==> flow/design.v <==
`timescale 1ns/1ps
module s_axil_register # (
    parameter   S_AXI_ADDR_WIDTH = 6,
                S_AXI_DATA_WIDTH = 32
)
(   
    input                                   ACLK    ,
    input                                   ARESET  ,
    input   [S_AXI_ADDR_WIDTH-1 : 0]        AWADDR  ,
    input                                   AWVALID ,
    output                                  AWREADY ,
    input   [S_AXI_DATA_WIDTH-1 : 0]        WDATA   ,
    input                                   WVALID  ,
    output                                  WREADY  ,
    input   [S_AXI_DATA_WIDTH/8-1 : 0]      WSTRB   ,
    output  [1 : 0]                         BRESP   ,
    output                                  BVALID  ,
    input                                   BREADY  ,
    input   [S_AXI_ADDR_WIDTH-1 : 0]        ARADDR  ,
    input                                   ARVALID ,
    output                                  ARREADY ,
    output  [S_AXI_DATA_WIDTH-1 : 0]        RDATA   ,
    output  [1 : 0]                         RRESP   ,
    output                                  RVALID  ,
    input                                   RREADY
);  
    localparam  ADDR_REG_0 = 'h00, ADDR_REG_8 = 'h20,
                ADDR_REG_1 = 'h04, ADDR_REG_9 = 'h24,
                ADDR_REG_2 = 'h08, ADDR_REG_A = 'h28,
                ADDR_REG_3 = 'h0C, ADDR_REG_B = 'h2C,
                ADDR_REG_4 = 'h10, ADDR_REG_C = 'h30,
                ADDR_REG_5 = 'h14, ADDR_REG_D = 'h34,
                ADDR_REG_6 = 'h18, ADDR_REG_E = 'h38,
                ADDR_REG_7 = 'h1C, ADDR_REG_F = 'h3C;
    reg     [S_AXI_DATA_WIDTH-1 : 0]    registers [0 : 15];
    localparam  ST_AW_IDLE = 2'd0,       
                ST_AW_PREP = 2'd1,       
                ST_AW_WAIT = 2'd2,       
                ST_AW_DONE = 2'd3;       
    reg     [1 : 0]                     aw_state, aw_next;   
    reg     [S_AXI_ADDR_WIDTH-1 : 0]    aw_reg;              
    wire                                aw_hs;               
    reg                                 aw_hs_flag;          
    wire                                aw_w_hs_flag;        
    always @ (posedge ACLK) begin
        if (ARESET)     aw_state <= ST_AW_IDLE;
        else            aw_state <= aw_next;
    end
    always @ (*) begin
        aw_next = aw_state;
        case (aw_state)
            ST_AW_IDLE : if (AWVALID)       aw_next = ST_AW_PREP; 
                         else               aw_next = ST_AW_IDLE;
            ST_AW_PREP :                    aw_next = ST_AW_WAIT;
            ST_AW_WAIT : if (aw_w_hs_flag)  aw_next = ST_AW_DONE;
                         else               aw_next = ST_AW_WAIT;
            ST_AW_DONE :                    aw_next = ST_AW_IDLE;
            default    :                    aw_next = ST_AW_IDLE;
        endcase
    end
    assign aw_hs   = (AWVALID & AWREADY);        
    assign AWREADY = (aw_state == ST_AW_IDLE);   
    always @ (posedge ACLK) begin
        if      (ARESET)        aw_reg <= 'h0;
        else if (aw_hs)         aw_reg <= AWADDR;
    end
    always @ (posedge ACLK) begin
        if      (ARESET)                    aw_hs_flag <= 1'b0;
        else if (aw_hs)                     aw_hs_flag <= 1'b1;
        else if (aw_state == ST_AW_DONE)    aw_hs_flag <= 1'b0;
    end
    localparam  ST_W_IDLE = 3'd0,    
                ST_W_PREP = 3'd1,    
                ST_W_WAIT = 3'd2,    
                ST_W_RESP = 3'd3,    
                ST_W_DONE = 3'd4;    
    reg     [2 : 0]                     w_state, w_next;     
    reg     [S_AXI_DATA_WIDTH-1 : 0]    w_reg;               
    wire    [S_AXI_DATA_WIDTH-1 : 0]    w_mask;              
    reg     [S_AXI_DATA_WIDTH-1 : 0]    w_mask_reg;          
    wire                                w_hs;                
    reg                                 w_hs_flag;           
    always @ (posedge ACLK) begin
        if (ARESET)     w_state <= ST_W_IDLE;
        else            w_state <= w_next;
    end
    always @ (*) begin
        w_next = w_state;
        case (w_state)
            ST_W_IDLE : if (WVALID)         w_next = ST_W_PREP;
                        else                w_next = ST_W_IDLE;
            ST_W_PREP :                     w_next = ST_W_WAIT;
            ST_W_WAIT : if (aw_w_hs_flag)   w_next = ST_W_RESP;
                        else                w_next = ST_W_WAIT;
            ST_W_RESP : if (BREADY)         w_next = ST_W_DONE;
                        else                w_next = ST_W_RESP;
            ST_W_DONE :                     w_next = ST_W_IDLE;
            default   :                     w_next = ST_W_IDLE;
        endcase
    end
    assign w_hs   = (WVALID & WREADY);               
    assign WREADY = (w_state == ST_W_IDLE);          
    assign BVALID = (w_state == ST_W_RESP);          
    assign BRESP  = 2'b00;                           
    assign aw_w_hs_flag = aw_hs_flag & w_hs_flag;    
    assign w_mask  = { {8{WSTRB[3]}}, {8{WSTRB[2]}}, {8{WSTRB[1]}}, {8{WSTRB[0]}} };     
    always @ (posedge ACLK) begin
        if      (ARESET)                w_reg <= 'h0;
        else if (w_hs)                  w_reg <= (WDATA & w_mask);
    end
    always @ (posedge ACLK) begin
        if      (ARESET)                w_mask_reg <= 'h0;
        else if (w_hs)                  w_mask_reg <= w_mask;
    end
    always @ (posedge ACLK) begin
        if      (ARESET)                w_hs_flag <= 1'b0;
        else if (w_hs)                  w_hs_flag <= 1'b1;
        else if (w_state == ST_W_RESP)  w_hs_flag <= 1'b0;
    end
    integer i;
    always @ (posedge ACLK) begin
        if (ARESET) begin
            for (i = 0; i < 16; i = i + 1) registers[i] <= 'h0;
        end
        else if (aw_w_hs_flag) begin
            case (aw_reg)
                ADDR_REG_0 : registers[0]  <= w_reg | (registers[0]  & ~w_mask_reg);
                ADDR_REG_1 : registers[1]  <= w_reg | (registers[1]  & ~w_mask_reg);
                ADDR_REG_2 : registers[2]  <= w_reg | (registers[2]  & ~w_mask_reg);
                ADDR_REG_3 : registers[3]  <= w_reg | (registers[3]  & ~w_mask_reg);
                ADDR_REG_4 : registers[4]  <= w_reg | (registers[4]  & ~w_mask_reg);
                ADDR_REG_5 : registers[5]  <= w_reg | (registers[5]  & ~w_mask_reg);
                ADDR_REG_6 : registers[6]  <= w_reg | (registers[6]  & ~w_mask_reg);
                ADDR_REG_7 : registers[7]  <= w_reg | (registers[7]  & ~w_mask_reg);
                ADDR_REG_8 : registers[8]  <= w_reg | (registers[8]  & ~w_mask_reg);
                ADDR_REG_9 : registers[9]  <= w_reg | (registers[9]  & ~w_mask_reg);
                ADDR_REG_A : registers[10] <= w_reg | (registers[10] & ~w_mask_reg);
                ADDR_REG_B : registers[11] <= w_reg | (registers[11] & ~w_mask_reg);
                ADDR_REG_C : registers[12] <= w_reg | (registers[12] & ~w_mask_reg);
                ADDR_REG_D : registers[13] <= w_reg | (registers[13] & ~w_mask_reg);
                ADDR_REG_E : registers[14] <= w_reg | (registers[14] & ~w_mask_reg);
                ADDR_REG_F : registers[15] <= w_reg | (registers[15] & ~w_mask_reg);
            endcase
        end
    end
    localparam  ST_R_IDLE = 2'd0,    
                ST_R_PREP = 2'd1,    
                ST_R_DATA = 2'd2,    
                ST_R_DONE = 2'd3;    
    reg     [1 : 0]                     r_state, r_next;     
    reg     [S_AXI_ADDR_WIDTH-1 : 0]    ar_reg;              
    wire                                ar_hs;               
    reg     [S_AXI_DATA_WIDTH-1 : 0]    r_reg;               
    always @ (posedge ACLK) begin
        if (ARESET)     r_state <= ST_R_IDLE;
        else            r_state <= r_next;
    end
    always @ (*) begin
        r_next = r_state;
        case (r_state)
            ST_R_IDLE : if (ARVALID)    r_next = ST_R_PREP;
                        else            r_next = ST_R_IDLE;
            ST_R_PREP :                 r_next = ST_R_DATA;
            ST_R_DATA : if (RREADY)     r_next = ST_R_DONE;
                        else            r_next = ST_R_DATA;
            ST_R_DONE :                 r_next = ST_R_IDLE;
            default   :                 r_next = ST_R_IDLE;
        endcase
    end
    assign ar_hs   = (ARREADY & ARVALID);        
    assign ARREADY = (r_state == ST_R_IDLE);     
    assign RVALID  = (r_state == ST_R_DATA);     
    assign RRESP   = 2'b00;                      
    assign RDATA   = r_reg;                      
    always @ (posedge ACLK) begin
        if      (ARESET)    ar_reg <= 'h0;
        else if (ar_hs)     ar_reg <= ARADDR;
    end
    always @ (posedge ACLK) begin
        if (ARESET) 
            r_reg <= 'h0;
        else begin
            case (ar_reg)
                ADDR_REG_0 : r_reg <= registers[0];
                ADDR_REG_1 : r_reg <= registers[1];
                ADDR_REG_2 : r_reg <= registers[2];
                ADDR_REG_3 : r_reg <= registers[3];
                ADDR_REG_4 : r_reg <= registers[4];
                ADDR_REG_5 : r_reg <= registers[5];
                ADDR_REG_6 : r_reg <= registers[6];
                ADDR_REG_7 : r_reg <= registers[7];
                ADDR_REG_8 : r_reg <= registers[8];
                ADDR_REG_9 : r_reg <= registers[9];
                ADDR_REG_A : r_reg <= registers[10];
                ADDR_REG_B : r_reg <= registers[11];
                ADDR_REG_C : r_reg <= registers[12];
                ADDR_REG_D : r_reg <= registers[13];
                ADDR_REG_E : r_reg <= registers[14];
                ADDR_REG_F : r_reg <= registers[15];
            endcase
        end
    end
endmodule
* From RTL to reports: s_axil_register
Each step is given for the RTL above and for the edited RTL.
Lines under "unedited" count in the file above, lines under "edited" in the edited file.
"change" is "edited" less "unedited", of the values as shown; "relative change" is that difference over "unedited", in percent.
Operators carry their Yosys type and port widths (W data, S select, Z words).
A cell with - has no value.
- Top module :: s_axil_register
- Clock port :: ACLK
- Library :: sky130hd
- Library corner :: tt_025C_1v80

* Diff
Unified diff, file above to edited file.
The edited RTL no longer does the same as the RTL above: the edit was made by script, with no optimisation intended.
#+begin_src diff
@@ -130,5 +130,5 @@
                 ADDR_REG_3 : registers[3]  <= w_reg | (registers[3]  & ~w_mask_reg);
                 ADDR_REG_4 : registers[4]  <= w_reg | (registers[4]  & ~w_mask_reg);
-                ADDR_REG_5 : registers[5]  <= w_reg | (registers[5]  & ~w_mask_reg);
+                ADDR_REG_5 : registers[5]  <= w_reg | (registers[5]  + ~w_mask_reg);
                 ADDR_REG_6 : registers[6]  <= w_reg | (registers[6]  & ~w_mask_reg);
                 ADDR_REG_7 : registers[7]  <= w_reg | (registers[7]  & ~w_mask_reg);
#+end_src

* Elaborated design
Yosys after proc, flatten, opt, wreduce and memory -nomap, before mapping. Print and check cells are not counted.
** Operators by class
- add/subtract/negate cells :: unedited 0, edited 1, change +1
- eq/ne operators :: unedited 39, edited 39, change 0, relative change 0.00%
- muxes and demuxes :: unedited 15, edited 15, change 0, relative change 0.00%
- bitwise gates (word level) :: unedited 38, edited 37, change -1, relative change -2.63%
- reductions and logical operators :: unedited 24, edited 24, change 0, relative change 0.00%
** Operators with widths
- $and A32 B32 Y32 :: unedited 17, edited 16, change -1, relative change -5.88%
- $add A32 B32 Y32 :: unedited 0, edited 1, change +1
- $eq A6 B6 Y1 const B :: unedited 16, edited 16, change 0, relative change 0.00%
- $or A32 B32 Y32 :: unedited 16, edited 16, change 0, relative change 0.00%
- $reduce_and A2 Y1 :: unedited 16, edited 16, change 0, relative change 0.00%
- $mux W1 :: unedited 10, edited 10, change 0, relative change 0.00%
- $eq A6 B5 Y1 const B :: unedited 8, edited 8, change 0, relative change 0.00%
- $and A1 B1 Y1 :: unedited 4, edited 4, change 0, relative change 0.00%
- $eq A2 B2 Y1 const B :: unedited 4, edited 4, change 0, relative change 0.00%
- $eq A6 B4 Y1 const B :: unedited 4, edited 4, change 0, relative change 0.00%
- $eq A2 B1 Y1 const B :: unedited 2, edited 2, change 0, relative change 0.00%
- $eq A3 B2 Y1 const B :: unedited 2, edited 2, change 0, relative change 0.00%
- $eq A6 B3 Y1 const B :: unedited 2, edited 2, change 0, relative change 0.00%
- $logic_not A2 Y1 :: unedited 2, edited 2, change 0, relative change 0.00%
- $logic_not A6 Y1 :: unedited 2, edited 2, change 0, relative change 0.00%
- $pmux W2 S4 :: unedited 2, edited 2, change 0, relative change 0.00%
- $reduce_bool A2 Y1 :: unedited 2, edited 2, change 0, relative change 0.00%
- $eq A3 B1 Y1 const B :: unedited 1, edited 1, change 0, relative change 0.00%
- $logic_not A3 Y1 :: unedited 1, edited 1, change 0, relative change 0.00%
- $mux W3 :: unedited 1, edited 1, change 0, relative change 0.00%
- $not A32 Y32 :: unedited 1, edited 1, change 0, relative change 0.00%
- $pmux W3 S4 :: unedited 1, edited 1, change 0, relative change 0.00%
- $pmux W32 S16 :: unedited 1, edited 1, change 0, relative change 0.00%
- $reduce_bool A16 Y1 :: unedited 1, edited 1, change 0, relative change 0.00%
** Word-level totals
- register bits after elaboration :: unedited 622, edited 622, change 0, relative change 0.00%
- output and inout bits :: unedited 41, edited 41, change 0, relative change 0.00%
- word-level cells :: unedited 142, edited 142, change 0, relative change 0.00%

* Logic depth
Depth = most cells in a row (Yosys ltp): at word level without a register or memory, in the mapped netlist without a sequential cell, where the memories' decode and read muxes count.
** Logic depth
- depth in word-level cells :: unedited 3, edited 3, change 0, relative change 0.00%
- ABC_AREA :: unedited 0, edited 0
- gate-level depth with buffers :: unedited 8, edited 13, change +5, relative change +62.50%

* Synthesis result
Source: synth_stat.txt of the flow (Yosys; design flattened, memories mapped). It holds for the ABC_AREA given above (unset counts as 0); a run with the other value may have another netlist.
** Cells by type
- sky130_fd_sc_hd__a22oi_1 :: unedited 580, edited 640, change +60, relative change +10.34%
- sky130_fd_sc_hd__nor2_1 :: unedited 562, edited 616, change +54, relative change +9.61%
- sky130_fd_sc_hd__a221oi_1 :: unedited 18, edited 66, change +48, relative change +266.67%
- sky130_fd_sc_hd__a21oi_1 :: unedited 74, edited 120, change +46, relative change +62.16%
- sky130_fd_sc_hd__nand4_1 :: unedited 10, edited 43, change +33, relative change +330.00%
- sky130_fd_sc_hd__ha_1 :: unedited 0, edited 31, change +31
- sky130_fd_sc_hd__buf_2 :: unedited 45, edited 75, change +30, relative change +66.67%
- sky130_fd_sc_hd__nand2_1 :: unedited 151, edited 179, change +28, relative change +18.54%
- sky130_fd_sc_hd__mux4_2 :: unedited 27, edited 0, change -27, relative change -100.00%
- sky130_fd_sc_hd__a22o_1 :: unedited 11, edited 32, change +21, relative change +190.91%
- sky130_fd_sc_hd__and3_1 :: unedited 21, edited 3, change -18, relative change -85.71%
- sky130_fd_sc_hd__nand3_1 :: unedited 68, edited 52, change -16, relative change -23.53%
- sky130_fd_sc_hd__clkbuf_1 :: unedited 209, edited 194, change -15, relative change -7.18%
- sky130_fd_sc_hd__xnor2_1 :: unedited 0, edited 13, change +13
- sky130_fd_sc_hd__xor2_1 :: unedited 0, edited 12, change +12
- sky130_fd_sc_hd__mux2i_1 :: unedited 45, edited 34, change -11, relative change -24.44%
- sky130_fd_sc_hd__a222oi_1 :: unedited 9, edited 0, change -9, relative change -100.00%
- sky130_fd_sc_hd__a311oi_1 :: unedited 9, edited 0, change -9, relative change -100.00%
The list need not be complete.
** Mapped netlist
- cell count :: unedited 2654, edited 2908, change +254, relative change +9.57%
- mapped area (sq um) :: unedited 24131.9, edited 25338.1, change +1206.2, relative change +5.00%
- sequential part of the area (sq um) :: unedited 12151.7, edited 12151.7, change 0.0, relative change 0.00%
- mapped flip-flops :: unedited 607, edited 607, change 0, relative change 0.00%
- buffers :: unedited 272, edited 279, change +7, relative change +2.57%

* Worst setup path after synthesis
Path of least setup slack by OpenSTA after synthesis, without wires, with an ideal clock, recovery checks aside; 20% of the period is set as input and as output delay. Where synthesis merged equal registers, the netlist keeps one of their names.
** Timing path after synthesis
- path kind :: unedited register to register, edited register to register
- start :: unedited register ar_reg[5], edited register w_mask_reg[7]
- end :: unedited register r_reg[23], edited register registers[5][28]
- clock period (ps) :: unedited 3500, edited 3500, change 0, relative change 0.00%
- launch time at the first pin (ps) :: unedited 0, edited 0, change 0
- data arrival time (ps) :: unedited 1914, edited 2908, change +994, relative change +51.93%
- data required time (ps) :: unedited 3412, edited 3379, change -33, relative change -0.97%
- slack (ps) :: unedited 1497, edited 471, change -1026
- delay of the path (ps) :: unedited 2002, edited 3029, change +1027, relative change +51.30%
- stages on the path :: unedited 9, edited 12, change +3, relative change +33.33%
- path buffers :: unedited 3, edited 2, change -1, relative change -33.33%
- synthesis period reached (ps) :: unedited 2003, edited 3029, change +1026, relative change +51.22%
"delay of the path" = arrival - input delay + setup time.
"stages on the path": output pins that drive a net of the path, with the launching flip-flop's if there is one; two outputs of one cell count as two.
"synthesis period reached" is the clock period less the worst setup slack; recovery checks do not enter. This is arithmetic on one report: input and output delays are still those of the set period (20% each).
The rows between start and end are the longest chain of elaborated cells between them; the timing report does not say that the signal goes this way. Where chains are equally long, one stands for them.
Each line given opens the expression or statement behind the cell; cells for indexed reads and writes are added by Yosys, which also makes memories of some case tables.
At most two assigning lines are given for a register; there are more.
Between the ends, after synthesis, unedited:
- Cell sequence :: sky130_fd_sc_hd__dfxtp_1 -> sky130_fd_sc_hd__buf_6 -> sky130_fd_sc_hd__or4b_1 -> sky130_fd_sc_hd__buf_4 -> sky130_fd_sc_hd__nor3_4 -> sky130_fd_sc_hd__buf_6 -> sky130_fd_sc_hd__a22oi_1 -> sky130_fd_sc_hd__and3_1 -> sky130_fd_sc_hd__a311oi_2
- Length of the longest elaborated chain :: 2
- Elaborated cells on any way between the ends :: 18
** RTL lines, path after synthesis, unedited
- from (decl) :: RTL line 151 : reg     [S_AXI_ADDR_WIDTH-1 : 0]    ar_reg;
- from (assign) :: RTL line 176 : if      (ARESET)    ar_reg <= 'h0;
- from (assign) :: RTL line 177 : else if (ar_hs)     ar_reg <= ARADDR;
- $eq A6 B6 Y1 :: RTL line 183 : case (ar_reg)
- $pmux W32 S16 :: RTL line 183
- to (assign) :: RTL line 184 : ADDR_REG_0 : r_reg <= registers[0];
- to (assign) :: RTL line 185 : ADDR_REG_1 : r_reg <= registers[1];
- to (decl) :: RTL line 153 : reg     [S_AXI_DATA_WIDTH-1 : 0]    r_reg;
Between the ends, after synthesis, edited:
- Cell sequence :: sky130_fd_sc_hd__dfxtp_1 -> sky130_fd_sc_hd__clkbuf_1 -> sky130_fd_sc_hd__clkbuf_1 -> sky130_fd_sc_hd__inv_1 -> sky130_fd_sc_hd__ha_1 -> sky130_fd_sc_hd__a21o_1 -> sky130_fd_sc_hd__a32o_1 -> sky130_fd_sc_hd__or3_4 -> sky130_fd_sc_hd__o22ai_4 -> sky130_fd_sc_hd__o41ai_4 -> sky130_fd_sc_hd__nand2_1 -> sky130_fd_sc_hd__mux2_4
- Length of the longest elaborated chain :: 3
- Elaborated cells on any way between the ends :: 3
** RTL lines, path after synthesis, edited
- from (decl) :: RTL line 80 : reg     [S_AXI_DATA_WIDTH-1 : 0]    w_mask_reg;
- from (assign) :: RTL line 112 : if      (ARESET)                w_mask_reg <= 'h0;
- from (assign) :: RTL line 113 : else if (w_hs)                  w_mask_reg <= w_mask;
- $not A32 Y32 :: RTL line 132 : ADDR_REG_5 : registers[5]  <= w_reg | (registers[5]  + ~w_mask_reg);
- $add A32 B32 Y32 :: RTL line 132
- $or A32 B32 Y32 :: RTL line 132
- to (assign) :: RTL line 123 : for (i = 0; i < 16; i = i + 1) registers[i] <= 'h0;
- to (assign) :: RTL line 132
- to (decl) :: RTL line 35 : reg     [S_AXI_DATA_WIDTH-1 : 0]    registers [0 : 15];

* Worst path after layout
Path of least setup slack in the final report of each run of pair 1 (OpenROAD, finished layout, wires in). Where an end is a register, its clock arrival counts in the times.
The report prints the path's times to 10 ps; the period is as set.
** Timing path post-layout
- path kind :: unedited register to register, edited register to register
- start :: unedited register ar_reg[0], edited register w_mask_reg[7]
- end :: unedited register r_reg[6], edited register registers[5][28]
- clock period (ps) :: unedited 3500, edited 3500, change 0, relative change 0.00%
- launch time at the first pin (ps) :: unedited 620, edited 620, change 0, relative change 0.00%
- data arrival time (ps) :: unedited 3390, edited 3410, change +20, relative change +0.59%
- data required time (ps) :: unedited 4010, edited 4020, change +10, relative change +0.25%
- slack (ps) :: unedited 630, edited 620, change -10
- stages on the path :: unedited 8, edited 12, change +4, relative change +50.00%
- path buffers :: unedited 2, edited 0, change -2, relative change -100.00%
The rows between start and end are the longest chain of elaborated cells between them; the timing report does not say that the signal goes this way. Where chains are equally long, one stands for them.
At most two assigning lines are given for a register; there are more.
Between the ends, post-layout, unedited:
- Cell sequence :: sky130_fd_sc_hd__dfxtp_1 -> sky130_fd_sc_hd__or2_2 -> sky130_fd_sc_hd__buf_4 -> sky130_fd_sc_hd__a21o_1 -> sky130_fd_sc_hd__buf_4 -> sky130_fd_sc_hd__a22oi_1 -> sky130_fd_sc_hd__and4_1 -> sky130_fd_sc_hd__a311oi_1
- Length of the longest elaborated chain :: 2
- Elaborated cells on any way between the ends :: 18
** RTL lines, path post-layout, unedited
- from (decl) :: RTL line 151 : reg     [S_AXI_ADDR_WIDTH-1 : 0]    ar_reg;
- from (assign) :: RTL line 176 : if      (ARESET)    ar_reg <= 'h0;
- from (assign) :: RTL line 177 : else if (ar_hs)     ar_reg <= ARADDR;
- $eq A6 B6 Y1 :: RTL line 183 : case (ar_reg)
- $pmux W32 S16 :: RTL line 183
- to (assign) :: RTL line 184 : ADDR_REG_0 : r_reg <= registers[0];
- to (assign) :: RTL line 185 : ADDR_REG_1 : r_reg <= registers[1];
- to (decl) :: RTL line 153 : reg     [S_AXI_DATA_WIDTH-1 : 0]    r_reg;
Between the ends, post-layout, edited:
- Cell sequence :: sky130_fd_sc_hd__dfxtp_1 -> sky130_fd_sc_hd__inv_1 -> sky130_fd_sc_hd__ha_1 -> sky130_fd_sc_hd__inv_1 -> sky130_fd_sc_hd__fa_1 -> sky130_fd_sc_hd__nor2b_1 -> sky130_fd_sc_hd__o211ai_1 -> sky130_fd_sc_hd__a21oi_4 -> sky130_fd_sc_hd__o22ai_4 -> sky130_fd_sc_hd__o41ai_4 -> sky130_fd_sc_hd__nand2_1 -> sky130_fd_sc_hd__mux2_4
- Length of the longest elaborated chain :: 3
- Elaborated cells on any way between the ends :: 3
** RTL lines, path post-layout, edited
- from (decl) :: RTL line 80 : reg     [S_AXI_DATA_WIDTH-1 : 0]    w_mask_reg;
- from (assign) :: RTL line 112 : if      (ARESET)                w_mask_reg <= 'h0;
- from (assign) :: RTL line 113 : else if (w_hs)                  w_mask_reg <= w_mask;
- $not A32 Y32 :: RTL line 132 : ADDR_REG_5 : registers[5]  <= w_reg | (registers[5]  + ~w_mask_reg);
- $add A32 B32 Y32 :: RTL line 132
- $or A32 B32 Y32 :: RTL line 132
- to (assign) :: RTL line 123 : for (i = 0; i < 16; i = i + 1) registers[i] <= 'h0;
- to (assign) :: RTL line 132
- to (decl) :: RTL line 35 : reg     [S_AXI_DATA_WIDTH-1 : 0]    registers [0 : 15];

* Layout results
Runs of the flow (Yosys, OpenROAD) on both versions; the two runs of a pair have the same settings. The constraints put input and output delay at 20% of the set period each and load the outputs with 0.01 pF.
Flow settings, pair 1:
- CORE_UTILIZATION :: 40
- PLACE_DENSITY :: 0.6
- period_ns :: 3.5
- CAP_MARGIN :: 20
- CORE_MARGIN :: 2
- SLEW_MARGIN :: 20
** Results, pair 1
- synthesized cell area (sq um) :: unedited 24131.9, edited 25338.1, change +1206.2, relative change +5.00%
- total die area (sq um) :: unedited 62310.1, edited 65374.8, change +3064.7, relative change +4.92%
- area of the standard cells in the finished layout (sq um) :: unedited 28016.9, edited 29029.1, change +1012.2, relative change +3.61%
- utilization :: unedited 0.467, edited 0.462, change -0.005
- worst setup slack after layout (ps) :: unedited 626, edited 619, change -7
- smallest hold slack (ps) :: unedited 428, edited 435, change +7
- reached clock period (ps) :: unedited 2874, edited 2881, change +7, relative change +0.24%
Flow settings, pair 2:
- CORE_ASPECT_RATIO :: 0.97
- CORE_UTILIZATION :: 32
- CTS_CLUSTER_DIAMETER :: 188
- HOLD_SLACK_MARGIN :: -0.07
- PLACE_DENSITY :: 0.73
- period_ns :: 3.56
- CAP_MARGIN :: 20
- CORE_MARGIN :: 2
- SLEW_MARGIN :: 20
** Results, pair 2
- synthesized cell area (sq um) :: unedited 24131.9, edited 25338.1, change +1206.2, relative change +5.00%
- total die area (sq um) :: unedited 77624.1, edited 81449.1, change +3825.0, relative change +4.93%
- area of the standard cells in the finished layout (sq um) :: unedited 28198.3, edited 29125.4, change +927.1, relative change +3.29%
- utilization :: unedited 0.376, edited 0.372, change -0.004
- worst setup slack after layout (ps) :: unedited 727, edited 681, change -46
- smallest hold slack (ps) :: unedited 420, edited 416, change -4
- reached clock period (ps) :: unedited 2833, edited 2879, change +46, relative change +1.62%
"reached clock period" means the clock period less the worst setup slack. The figure is calculated, with input and output delays left at 20% of the set period.
